==> flow/design.v <==
module MIPS(
	input clk,
	input rst_n,
	input cpu_en,
	input [7:0] data_read,
	input ram_send,
	input ram_receive,
	output reg cpu_send,
	output reg cpu_receive,
	output reg cpu_ready,
	output reg [15:0] data_addr,
	output reg [7:0] data_store,
	output reg [1:0] mem_ctrl, 
	output reg done
	);
	reg [15:0] R [7:0]; 
	reg [15:0] PC,IR;
	reg [3:0] OP;
	reg [2:0] funct; 
	reg [2:0] state,next_state;
	parameter IDLE = 3'b000,
				 IF = 3'b001,
				 ID = 3'b010,
				 EX = 3'b011,
				 MEM = 3'b100,
				 WB = 3'b101;
	always@(posedge clk)
	begin
		if(~(rst_n&cpu_en))
		begin
			state <= IDLE;
		end
		else
		begin
			case(next_state)
				IDLE:state <= IDLE;
				IF:state <= IF;
				ID:state <= ID;
				EX:state <= EX;
				MEM:state <= MEM;
				WB:state <= WB;
				default:state <= state;
			endcase
		end
	end
	reg [15:0] rs,rt;
	reg [5:0] im;
	reg [11:0] addr;
	reg [15:0] temp;
	reg [1:0] read_cnt;
	reg [1:0] write_cnt;
	reg delay_cnt;
	reg delay_en;
	always@(posedge clk) 
	begin
		if(~(rst_n&cpu_en))
		begin
			cpu_ready <= 1'b0;
			delay_cnt <= 1'b0;
		end
		else if(delay_en)
		begin
			if(delay_cnt)
				cpu_ready <= 1'b0; 
			else
			begin
				cpu_ready <= 1'b1;
				delay_cnt <= 1'b1;
			end
		end
		else
		begin
			cpu_ready <= 1'b0;
			delay_cnt <= 1'b0;
		end
	end
	wire [15:0]PC_1;
	assign PC_1 = PC + 16'd2;
	always@(posedge clk)
	begin
		if(~(rst_n&cpu_en))
		begin
			{R[0],R[1],R[2],R[3],R[4],R[5],R[6],R[7]} <= 128'd0;
			{PC,IR} <= 32'd0;
			{rs,rt} <= 32'd0;
			im <= 6'd0;
			addr <= 12'd0;
			temp <= 16'd0;
			{cpu_receive,cpu_send} <= 2'b00;
			next_state <= IDLE;
			data_addr <= 16'd0;
			data_store <= 8'd0;
			OP <= 4'd0;
			IR <= 16'd0;
			funct <= 3'd0;
			delay_en <= 1'b0;
			done <= 1'b0;
			mem_ctrl <= 2'd0; 
			read_cnt <= 2'd0;
			write_cnt <= 2'd0;
		end
		else
		begin
			case(state)
				IDLE:
				begin
					done <= 1'b0;
					next_state <= IF;
					read_cnt <= 2'd0;
					write_cnt <= 2'd0;
					{cpu_receive,cpu_send} <= 2'b00;
					mem_ctrl <= 2'b00; 
				end
				IF:
				begin
					mem_ctrl <= 2'b10; 
					{cpu_receive,cpu_send} <= 2'b00; 
					if(read_cnt == 2'd0)
					begin
						data_addr <= PC;
						delay_en <= 1'b1;
						if(cpu_receive && ram_send) 
						begin
							cpu_receive <= 1'b0;
							delay_en <= 1'b0;
							read_cnt <= 2'd1;
						end
						else if(ram_send) 
						begin
							IR[15:8] <= data_read;
							if(IR[15:8] == data_read)
								cpu_receive <= 1'b1;
							else
								cpu_receive <= 1'b0;
						end
						else
						begin
							IR[15:8] <= IR[15:8];
							read_cnt <= 2'd0;
						end
					end
					else if(read_cnt == 2'd1)
					begin
						data_addr <= PC + 16'd1;
						delay_en <= 1'b1;
						if(cpu_receive && ram_send) 
						begin
							cpu_receive <= 1'b0;
							delay_en <= 1'b0;
							read_cnt <= 2'd2;
						end
						else if(ram_send) 
						begin
							IR[7:0] <= data_read;
							if(IR[7:0] == data_read)
								cpu_receive <= 1'b1;
							else
								cpu_receive <= 1'b0;
						end
						else
						begin
							IR[7:0] <= IR[7:0];
							read_cnt <= 2'd1;
						end
					end
					else if(read_cnt == 2'd2)
					begin
						next_state <= ID;
						PC <= PC + 16'd2;
						read_cnt <= 2'd0;
						mem_ctrl <= 2'b00; 
						{cpu_receive,cpu_send} <= 2'b00;
					end
					else
					begin
						next_state <= IF;
						PC <= PC;
					end
				end
				ID:
				begin
					OP <= IR[15:12];
					case(IR[11:9])
						3'd0:rs <= R[0];
						3'd1:rs <= R[1];
						3'd2:rs <= R[2];
						3'd3:rs <= R[3];
						3'd4:rs <= R[4];
						3'd5:rs <= R[5];
						3'd6:rs <= R[6];
						3'd7:rs <= R[7];
						default:rs <= 16'd0;
					endcase
					case(IR[8:6])
						3'd0:rt <= R[0];
						3'd1:rt <= R[1];
						3'd2:rt <= R[2];
						3'd3:rt <= R[3];
						3'd4:rt <= R[4];
						3'd5:rt <= R[5];
						3'd6:rt <= R[6];
						3'd7:rt <= R[7];
						default:rt <= 16'd0;
					endcase
					funct <= IR[2:0];
					im <= IR[5:0];
					addr <= IR[11:0];
					next_state <= EX;
				end
				EX:
				begin
					if(OP == 4'b0000) 
					begin
						case(funct)
							3'b000,3'b001:temp <= rs + rt; 
							3'b010,3'b011:temp <= rs - rt; 
							3'b100:temp <= (rs < rt) ? 16'd1:16'd0; 
							3'b101:temp <= rs & rt; 
							3'b110:temp <= rs | rt; 
							3'b111:PC <= rs; 
							default:temp <= 16'd0;
						endcase
					end
					else if(OP[3]) 
					begin
						case(OP)
							4'b1000:temp <= rs + {10'd0,im}; 
							4'b1001:temp <= rs - {10'd0,im}; 
							4'b1010:temp <= rs & {10'd0,im}; 
							4'b1011:temp <= rs | {10'd0,im}; 
							4'b1110:PC <= (rs==rt) ? (PC+16'd2+im<<1):PC; 
							4'b1111:PC <= (rs!=rt) ? (PC+16'd2+im<<1):PC; 
							default:temp <= 16'd0;
						endcase
					end
					else if(OP[2]) 
					begin
						if(OP == 4'b0100) 
							PC <= {PC_1[15:12],addr};
						else if(OP == 4'b0101) 
						begin
							R[7] <= PC;
							PC <= {PC_1[15:12],addr};
						end
					end
					else
						next_state <= IDLE;
					next_state <= MEM;
					read_cnt <= 2'd0;
					write_cnt <= 2'd0;
					data_addr <= 16'd0;
				end
				MEM:
				begin
					case(OP)
						4'b1100: 
							begin
								mem_ctrl <= 2'b10; 
								{cpu_receive,cpu_send} <= 2'b00; 
								if(read_cnt == 2'd0)
								begin
									data_addr <= rs + {10'd0,im};
									delay_en <= 1'b1;
									if(cpu_receive && ram_send) 
									begin
										cpu_receive <= 1'b0;
										delay_en <= 1'b0;
										read_cnt <= 2'd1;
									end
									else if(ram_send) 
									begin
										temp[15:8] <= data_read;
										if(temp[15:8] == data_read)
											cpu_receive <= 1'b1;
										else
											cpu_receive <= 1'b0;
									end
									else
									begin
										temp[15:8] <= temp[15:8];
										read_cnt <= 2'd0;
									end
								end
								else if(read_cnt == 2'd1)
								begin
									data_addr <= rs + {10'd0,im} + 16'd1;
									delay_en <= 1'b1;
									if(cpu_receive && ram_send) 
									begin
										cpu_receive <= 1'b0;
										delay_en <= 1'b0;
										read_cnt <= 2'd2;
									end
									else if(ram_send) 
									begin
										temp[7:0] <= data_read;
										if(temp[7:0] == data_read)
											cpu_receive <= 1'b1;
										else
											cpu_receive <= 1'b0;
									end
									else
									begin
										temp[7:0] <= temp[7:0];
										read_cnt <= 2'd1;
									end
								end
								else if(read_cnt == 2'd2)
								begin
									next_state <= WB;
									read_cnt <= 2'd0;
									mem_ctrl <= 2'b00; 
									{cpu_receive,cpu_send} <= 2'b00;
								end
								else
								begin
									next_state <= MEM;
									temp <= temp;
								end
							end
						4'b1101: 
							begin
								mem_ctrl <= 2'b01; 
								{cpu_receive,cpu_send} <= 2'b00; 
								if(write_cnt == 2'd0)
								begin
									data_addr <= rs + {10'd0,im};
									data_store <= rt[15:8];
									if(cpu_send && ram_receive)
									begin
										cpu_send <= 1'b0;
										write_cnt <= 2'd1;
									end
									else if(data_store == rt[15:8])
										cpu_send <= 1'b1;
									else
									begin
										cpu_send <= 1'b0;
										write_cnt <= 2'd0;
									end
								end
								else if(write_cnt == 2'd1)
								begin
									data_addr <= rs + {10'd0,im} + 16'd1;
									data_store <= rt[7:0];
									if(cpu_send && ram_receive)
									begin
										cpu_send <= 1'b0;
										write_cnt <= 2'd2;
									end
									else if(data_store == rt[7:0])
										cpu_send <= 1'b1;
									else
									begin
										cpu_send <= 1'b0;
										write_cnt <= 2'd1;
									end
								end
								else if(write_cnt == 2'd2)
								begin
									next_state <= WB;
									write_cnt <= 2'd0;
									mem_ctrl <= 2'b00; 
									{cpu_receive,cpu_send} <= 2'b00;
								end
								else
								begin
									next_state <= MEM;
									write_cnt <= write_cnt;
								end
							end
						default:
							begin
								mem_ctrl <= 2'b00; 
								temp <= temp;
								data_store <= 8'd0;
								data_addr <= 8'd0;
								next_state <= WB;
							end
					endcase
				end
				WB:
				begin
					if(OP == 4'b0000) 
					begin
						case(IR[5:3])
							3'd0:R[0] <= temp;
							3'd1:R[1] <= temp;
							3'd2:R[2] <= temp;
							3'd3:R[3] <= temp;
							3'd4:R[4] <= temp;
							3'd5:R[5] <= temp;
							3'd6:R[6] <= temp;
							3'd7:R[7] <= temp;
						endcase
					end
					else if(OP[3]) 
					begin
						if((OP[3:2] == 2'b10) | (OP == 4'b1100)) 
						begin
							case(IR[8:6])
								3'd0:R[0] <= temp;
								3'd1:R[1] <= temp;
								3'd2:R[2] <= temp;
								3'd3:R[3] <= temp;
								3'd4:R[4] <= temp;
								3'd5:R[5] <= temp;
								3'd6:R[6] <= temp;
								3'd7:R[7] <= temp;
							endcase
						end
					end
					else 
						{R[0],R[1],R[2],R[3],R[4],R[5],R[6],R[7]} <= {R[0],R[1],R[2],R[3],R[4],R[5],R[6],R[7]};
					done <= 1'b1;
					next_state <= IDLE;
				end
			endcase
		end
	end
endmodule
---- From RTL to reports: MIPS ----
The steps from the RTL of MIPS to its reports follow in flow order.
Lines are those of the file above, counted from 1.
Library cell names are shortened.
A cell with -- has no value.
inputs
  design top .............................. MIPS
  clock port .............................. clk
  library ................................. sky130hd
  timing corner ........................... tt_025C_1v80

---- After elaboration ----
Counts by Yosys on the flattened word-level netlist (proc, flatten, opt, wreduce). Print and check cells are left out. Cells with the same type and inputs are merged into one.
word-level totals
  bits in registers ....................... 275
  input bits .............................. 13
operators by class
  bitwise gates (word level) .............. 9
  equal/unequal tests ..................... 108
  reductions and logical operators ........ 59
  order comparisons ....................... 1
  muxes and demuxes ....................... 161
  add/sub/neg operators ................... 8
operators by type and width
  cell                                            number
  two-way mux 16 bit                              62
  case mux 16 bit (select 8 bit)                  2
  case mux 8 bit (select 5 bit)                   4
  case mux 16 bit (select 2 bit)                  4
  two-way mux 8 bit                               13
  == test 3 bit (second input constant)           20
  == test 8 bit                                   6
  case mux 16 bit (select 3 bit)                  1
  case mux 8 bit (select 2 bit)                   3
  AND reduction 5 bit                             9
  != test 3 bit (second input constant)           14
  two-way mux 2 bit                               20
  == test 3 x 2 -> 1 bit (second input constant)  12
  case mux 3 bit (select 6 bit)                   2
  two-way mux 1 bit                               33
  adder 16 x 1 -> 16 bit (second input constant)  2
  nonzero test 2 bit                              16
  == test 4 bit (second input constant)           8
  != test 2 bit (second input constant)           15
  != test 5 bit (second input constant)           5
  AND reduction 10 bit                            2
  != test 4 bit (second input constant)           5
  == test 3 x 1 -> 1 bit (second input constant)  6
  zero test 3 bit                                 6
  two-way mux 3 bit                               6
  adder 16 bit                                    1
  subtractor 16 bit                               1
  < comparator 16 bit                             1
Other operator kinds: 35; their cells: 67.

---- Longest topological paths ----
Longest topological path by Yosys (ltp), each cell counted once; first at word level (registers and memories cut), then after technology mapping (sequential cells cut; the memories' decode and read muxes count).
logic depth
  depth in word-level cells ............... 8
  ABC_AREA ................................ 0
  mapped depth ............................ 13

---- Mapped cells and area ----
Source: synth_stat.txt of the flow (Yosys; design flattened, memories mapped). It holds for the ABC_AREA given above (unset counts as 0); a run with the other value may have another netlist.
Totals and module areas in this step are rounded.
cell types
  type      number  area in all (um2)
  dfxtp_1   274     5.49E+03
  mux2i_1   187     1.87E+03
  nor2_1    285     1.07E+03
  ha_1      75      938.4
  mux4_2    35      788.256
  xnor2_1   82      718.189
  a21oi_1   136     680.653
  nand2_1   163     611.837
  o21ai_0   114     570.547
  clkbuf_1  150     563.04
  a211oi_1  45      337.824
  xor2_1    34      297.786
  inv_1     77      289.027
  o211ai_1  36      270.259
  nand3_1   47      235.226
  nand2b_1  35      218.96
  nor3_1    39      195.187
  o221ai_1  21      183.926
Not listed: further types 78, cells in them 446.
mapped netlist
  mapped area ............................. 18800 um2
  cells in the netlist .................... 2281
  mapped flip-flops ....................... 274
  buffers ................................. 199

---- Path before layout ----
OpenSTA on the mapped netlist: ideal clock, no wires. The path of least setup slack (recovery checks aside). Input and output delay are each 20% of the period. Register names are those of the netlist, which keeps one name where synthesis merged equal registers.
timing path post-synthesis
  path type ............................... input port to flip-flop
  start ................................... input ram_send
  end ..................................... register temp[14]
  period .................................. 10.0 ns
  data required time ...................... 9.869 ns
  library setup time ...................... 0.131 ns
  delay of the path ....................... 1.591 ns
  time at the first pin ................... 2.000 ns
  arrival ................................. 3.460 ns
  buffers on the path ..................... 0
  stages .................................. 7
  slack ................................... 6.409 ns
  synthesis period reached ................ 3.591 ns
"delay of the path" = arrival - input delay + setup time.
"stages" counts driving pins, that of a launching flip-flop among them; a cell with two outputs on the path counts twice.
"synthesis period reached" is the clock period less the worst setup slack; recovery checks do not enter. This is arithmetic on one report: input and output delays are still those of the set period (20% each).
Between the ends stands the longest chain of elaborated cells between them, by number of cells; it is not shown to be the way that was timed. Of several equally long chains one is given.
A line is the first line of the expression or statement that the cell stems from. Yosys adds cells for indexed reads and writes and turns some case tables into memories.
A register here has more assigning lines than the two given.
between the ends, post-synthesis
  cell sequence ........................... nor2b_1 > o21ai_0 > nor3_2 > nor2_1 > a32o_1 > a2111oi_0 > nor3_1
  length of the longest elaborated chain .. 5
  elaborated cells on any way between the ends .. 9
  those cells by class .................... 2 x eq/ne; 5 x mux; 2 x reduce/logical
ends and longest elaborated chain, post-synthesis
  item                           RTL line  source
  from (decl)                    6         input ram_send,
  two-way mux 8 bit              270       else if(ram_send)
  two-way mux 8 bit              264       if(cpu_receive && ram_send)
  two-way mux 8 bit              260       if(read_cnt == 2'd0)
  two-way mux 8 bit              255       case(OP)
  case mux 8 bit (select 2 bit)  104       case(state)
  to (assign)                    215       3'b000,3'b001:temp <= rs + rt;
  to (assign)                    216       3'b010,3'b011:temp <= rs - rt;
  to (decl)                      49        reg [15:0] temp;

---- Path in the finished layout ----
Path of least setup slack in the final report of run 1 (OpenROAD, finished layout, wires in). Where an end is a register, its clock arrival counts in the times.
timing path after layout
  path type ............................... flip-flop to flip-flop
  start ................................... register rs[12]
  end ..................................... register PC[9]
  data required time ...................... 10.54 ns
  period .................................. 10.0 ns
  library setup time ...................... 0.05 ns
  time at the first pin ................... 0.59 ns
  buffers on the path ..................... 1
  stages .................................. 12
  arrival ................................. 4.77 ns
  slack ................................... 5.77 ns
Between the ends stands the longest chain of elaborated cells between them, by number of cells; it is not shown to be the way that was timed. Of several equally long chains one is given.
A register here has more assigning lines than the two given.
between the ends, after layout
  cell sequence ........................... dfxtp_1 > inv_1 > ha_1 > nor4_1 > nand4_1 > xor2_1 > o211ai_1 > nor2b_1 > buf_4 > nand2_1 > a211oi_1 > o21a_1
  length of the longest elaborated chain .. 6
  elaborated cells on any way between the ends .. 11
  those cells by class .................... 4 x eq/ne; 6 x mux; 1 x reduce/logical
ends and longest elaborated chain, after layout
  item                            RTL line  source
  from (decl)                     46        reg [15:0] rs,rt;
  from (assign)                   184       3'd0:rs <= R[0];
  from (assign)                   185       3'd1:rs <= R[1];
  != test 16 bit                  232       4'b1111:PC <= (rs!=rt) ? (PC+16'd2+im<<1):PC;
  two-way mux 16 bit              232
  case mux 16 bit (select 2 bit)  226       case(OP)
  two-way mux 16 bit              224       else if(OP[3])
  two-way mux 16 bit              212       if(OP == 4'b0000)
  case mux 16 bit (select 2 bit)  104       case(state)
  to (assign)                     169       PC <= PC + 16'd2;
  to (assign)                     220       3'b111:PC <= rs;
  to (decl)                       17        reg [15:0] PC,IR;

Stored flow runs of MIPS (2 of them; Yosys, OpenROAD, sky130hd). They differ in their settings and are not a sequence. Constraints: input delay and output delay 20% of the set period each, output load 0.01 pF.
"period reached": clock period set for the run, less the worst setup slack. It is reckoned from that one timing run; input and output delays stay at 20% of the period that was set.
"critical path time" is the time allowed to the run's worst setup path (the clock period less input and output delay, where it has them) less its slack. Clock arrival times count: a late capture clock shortens it, a late launch clock lengthens it.
"power" rests on the timing tool's default activity at the inputs, not on a simulated workload.
Measured values are rounded.

======== run 1 ========
==> flow/run.sh <==
#!/bin/bash
# the make line also repeats the synthesis and layout settings of config.mk as NAME=value (left out here)
make -C /OpenROAD-flow-scripts/flow DESIGN_CONFIG=/design/flow/config.mk WORK_HOME=/design/flow/orfs CLKGATE_MAP_FILE= finish
==> flow/config.mk <==
export PLATFORM = sky130hd
export DESIGN_NAME = MIPS
export DESIGN_NICKNAME = MIPS
export VERILOG_FILES = /design/flow/design.v
export SDC_FILE = /design/flow/constraint.sdc
export NUM_CORES = 4
export LEC_CHECK = 0
export CAP_MARGIN = 20
export CORE_MARGIN = 2
export CORE_UTILIZATION = 32
export SLEW_MARGIN = 5
==> flow/constraint.sdc <==
create_clock -name core_clock -period 10.0 [get_ports {clk}]
set_input_delay 2.0000 -clock core_clock [delete_from_list [all_inputs] [get_ports {clk}]]
set_output_delay 2.0000 -clock core_clock [all_outputs]
set_load 0.01 [all_outputs]

-------- measured, run 1 --------
  worst setup slack after layout .......... 5.77 ns
  standard-cell area of the final layout .. 20900 um2
  total negative slack on setup checks .... 0.000 ns
  smallest hold slack ..................... 0.393 ns
  chip area in the Yosys report ........... 18800 um2
  die area ................................ 60800 um2
  power ................................... 2.49 mW
  utilization after routing ............... 0.361
  critical path time ...................... 4.23 ns
  critical path kind ...................... flip-flop to flip-flop
  period reached .......................... 4.231 ns

======== run 2 ========
==> flow/run.sh <==
#!/bin/bash
# the make line also repeats the synthesis and layout settings of config.mk as NAME=value (left out here)
make -C /OpenROAD-flow-scripts/flow DESIGN_CONFIG=/design/flow/config.mk WORK_HOME=/design/flow/orfs CLKGATE_MAP_FILE= finish
==> flow/config.mk <==
export PLATFORM = sky130hd
export DESIGN_NAME = MIPS
export DESIGN_NICKNAME = MIPS
export VERILOG_FILES = /design/flow/design.v
export SDC_FILE = /design/flow/constraint.sdc
export NUM_CORES = 4
export LEC_CHECK = 0
export ABC_AREA = 1
export CAP_MARGIN = 15
export CELL_PAD_IN_SITES_DETAIL_PLACEMENT = 0
export CORE_ASPECT_RATIO = 0.81
export CORE_MARGIN = 2
export CORE_UTILIZATION = 45
export CTS_CLUSTER_SIZE = 90
export GPL_ROUTABILITY_DRIVEN = 1
export MAX_ROUTING_LAYER = met4
export MIN_ROUTING_LAYER = met1
export PLACE_DENSITY_LB_ADDON = 0.24
export SLEW_MARGIN = 20
export TNS_END_PERCENT = 100
==> flow/constraint.sdc <==
create_clock -name core_clock -period 7.78 [get_ports {clk}]
set_input_delay 1.5560 -clock core_clock [delete_from_list [all_inputs] [get_ports {clk}]]
set_output_delay 1.5560 -clock core_clock [all_outputs]
set_load 0.01 [all_outputs]

-------- measured, run 2 --------
  worst setup slack after layout .......... 3.38 ns
  standard-cell area of the final layout .. 19700 um2
  total negative slack on setup checks .... 0.000 ns
  smallest hold slack ..................... 0.423 ns
  chip area in the Yosys report ........... 18000 um2
  die area ................................ 41600 um2
  power ................................... 2.98 mW
  utilization after routing ............... 0.502
  critical path time ...................... 2.85 ns
  critical path kind ...................... input port to flip-flop
  period reached .......................... 4.404 ns
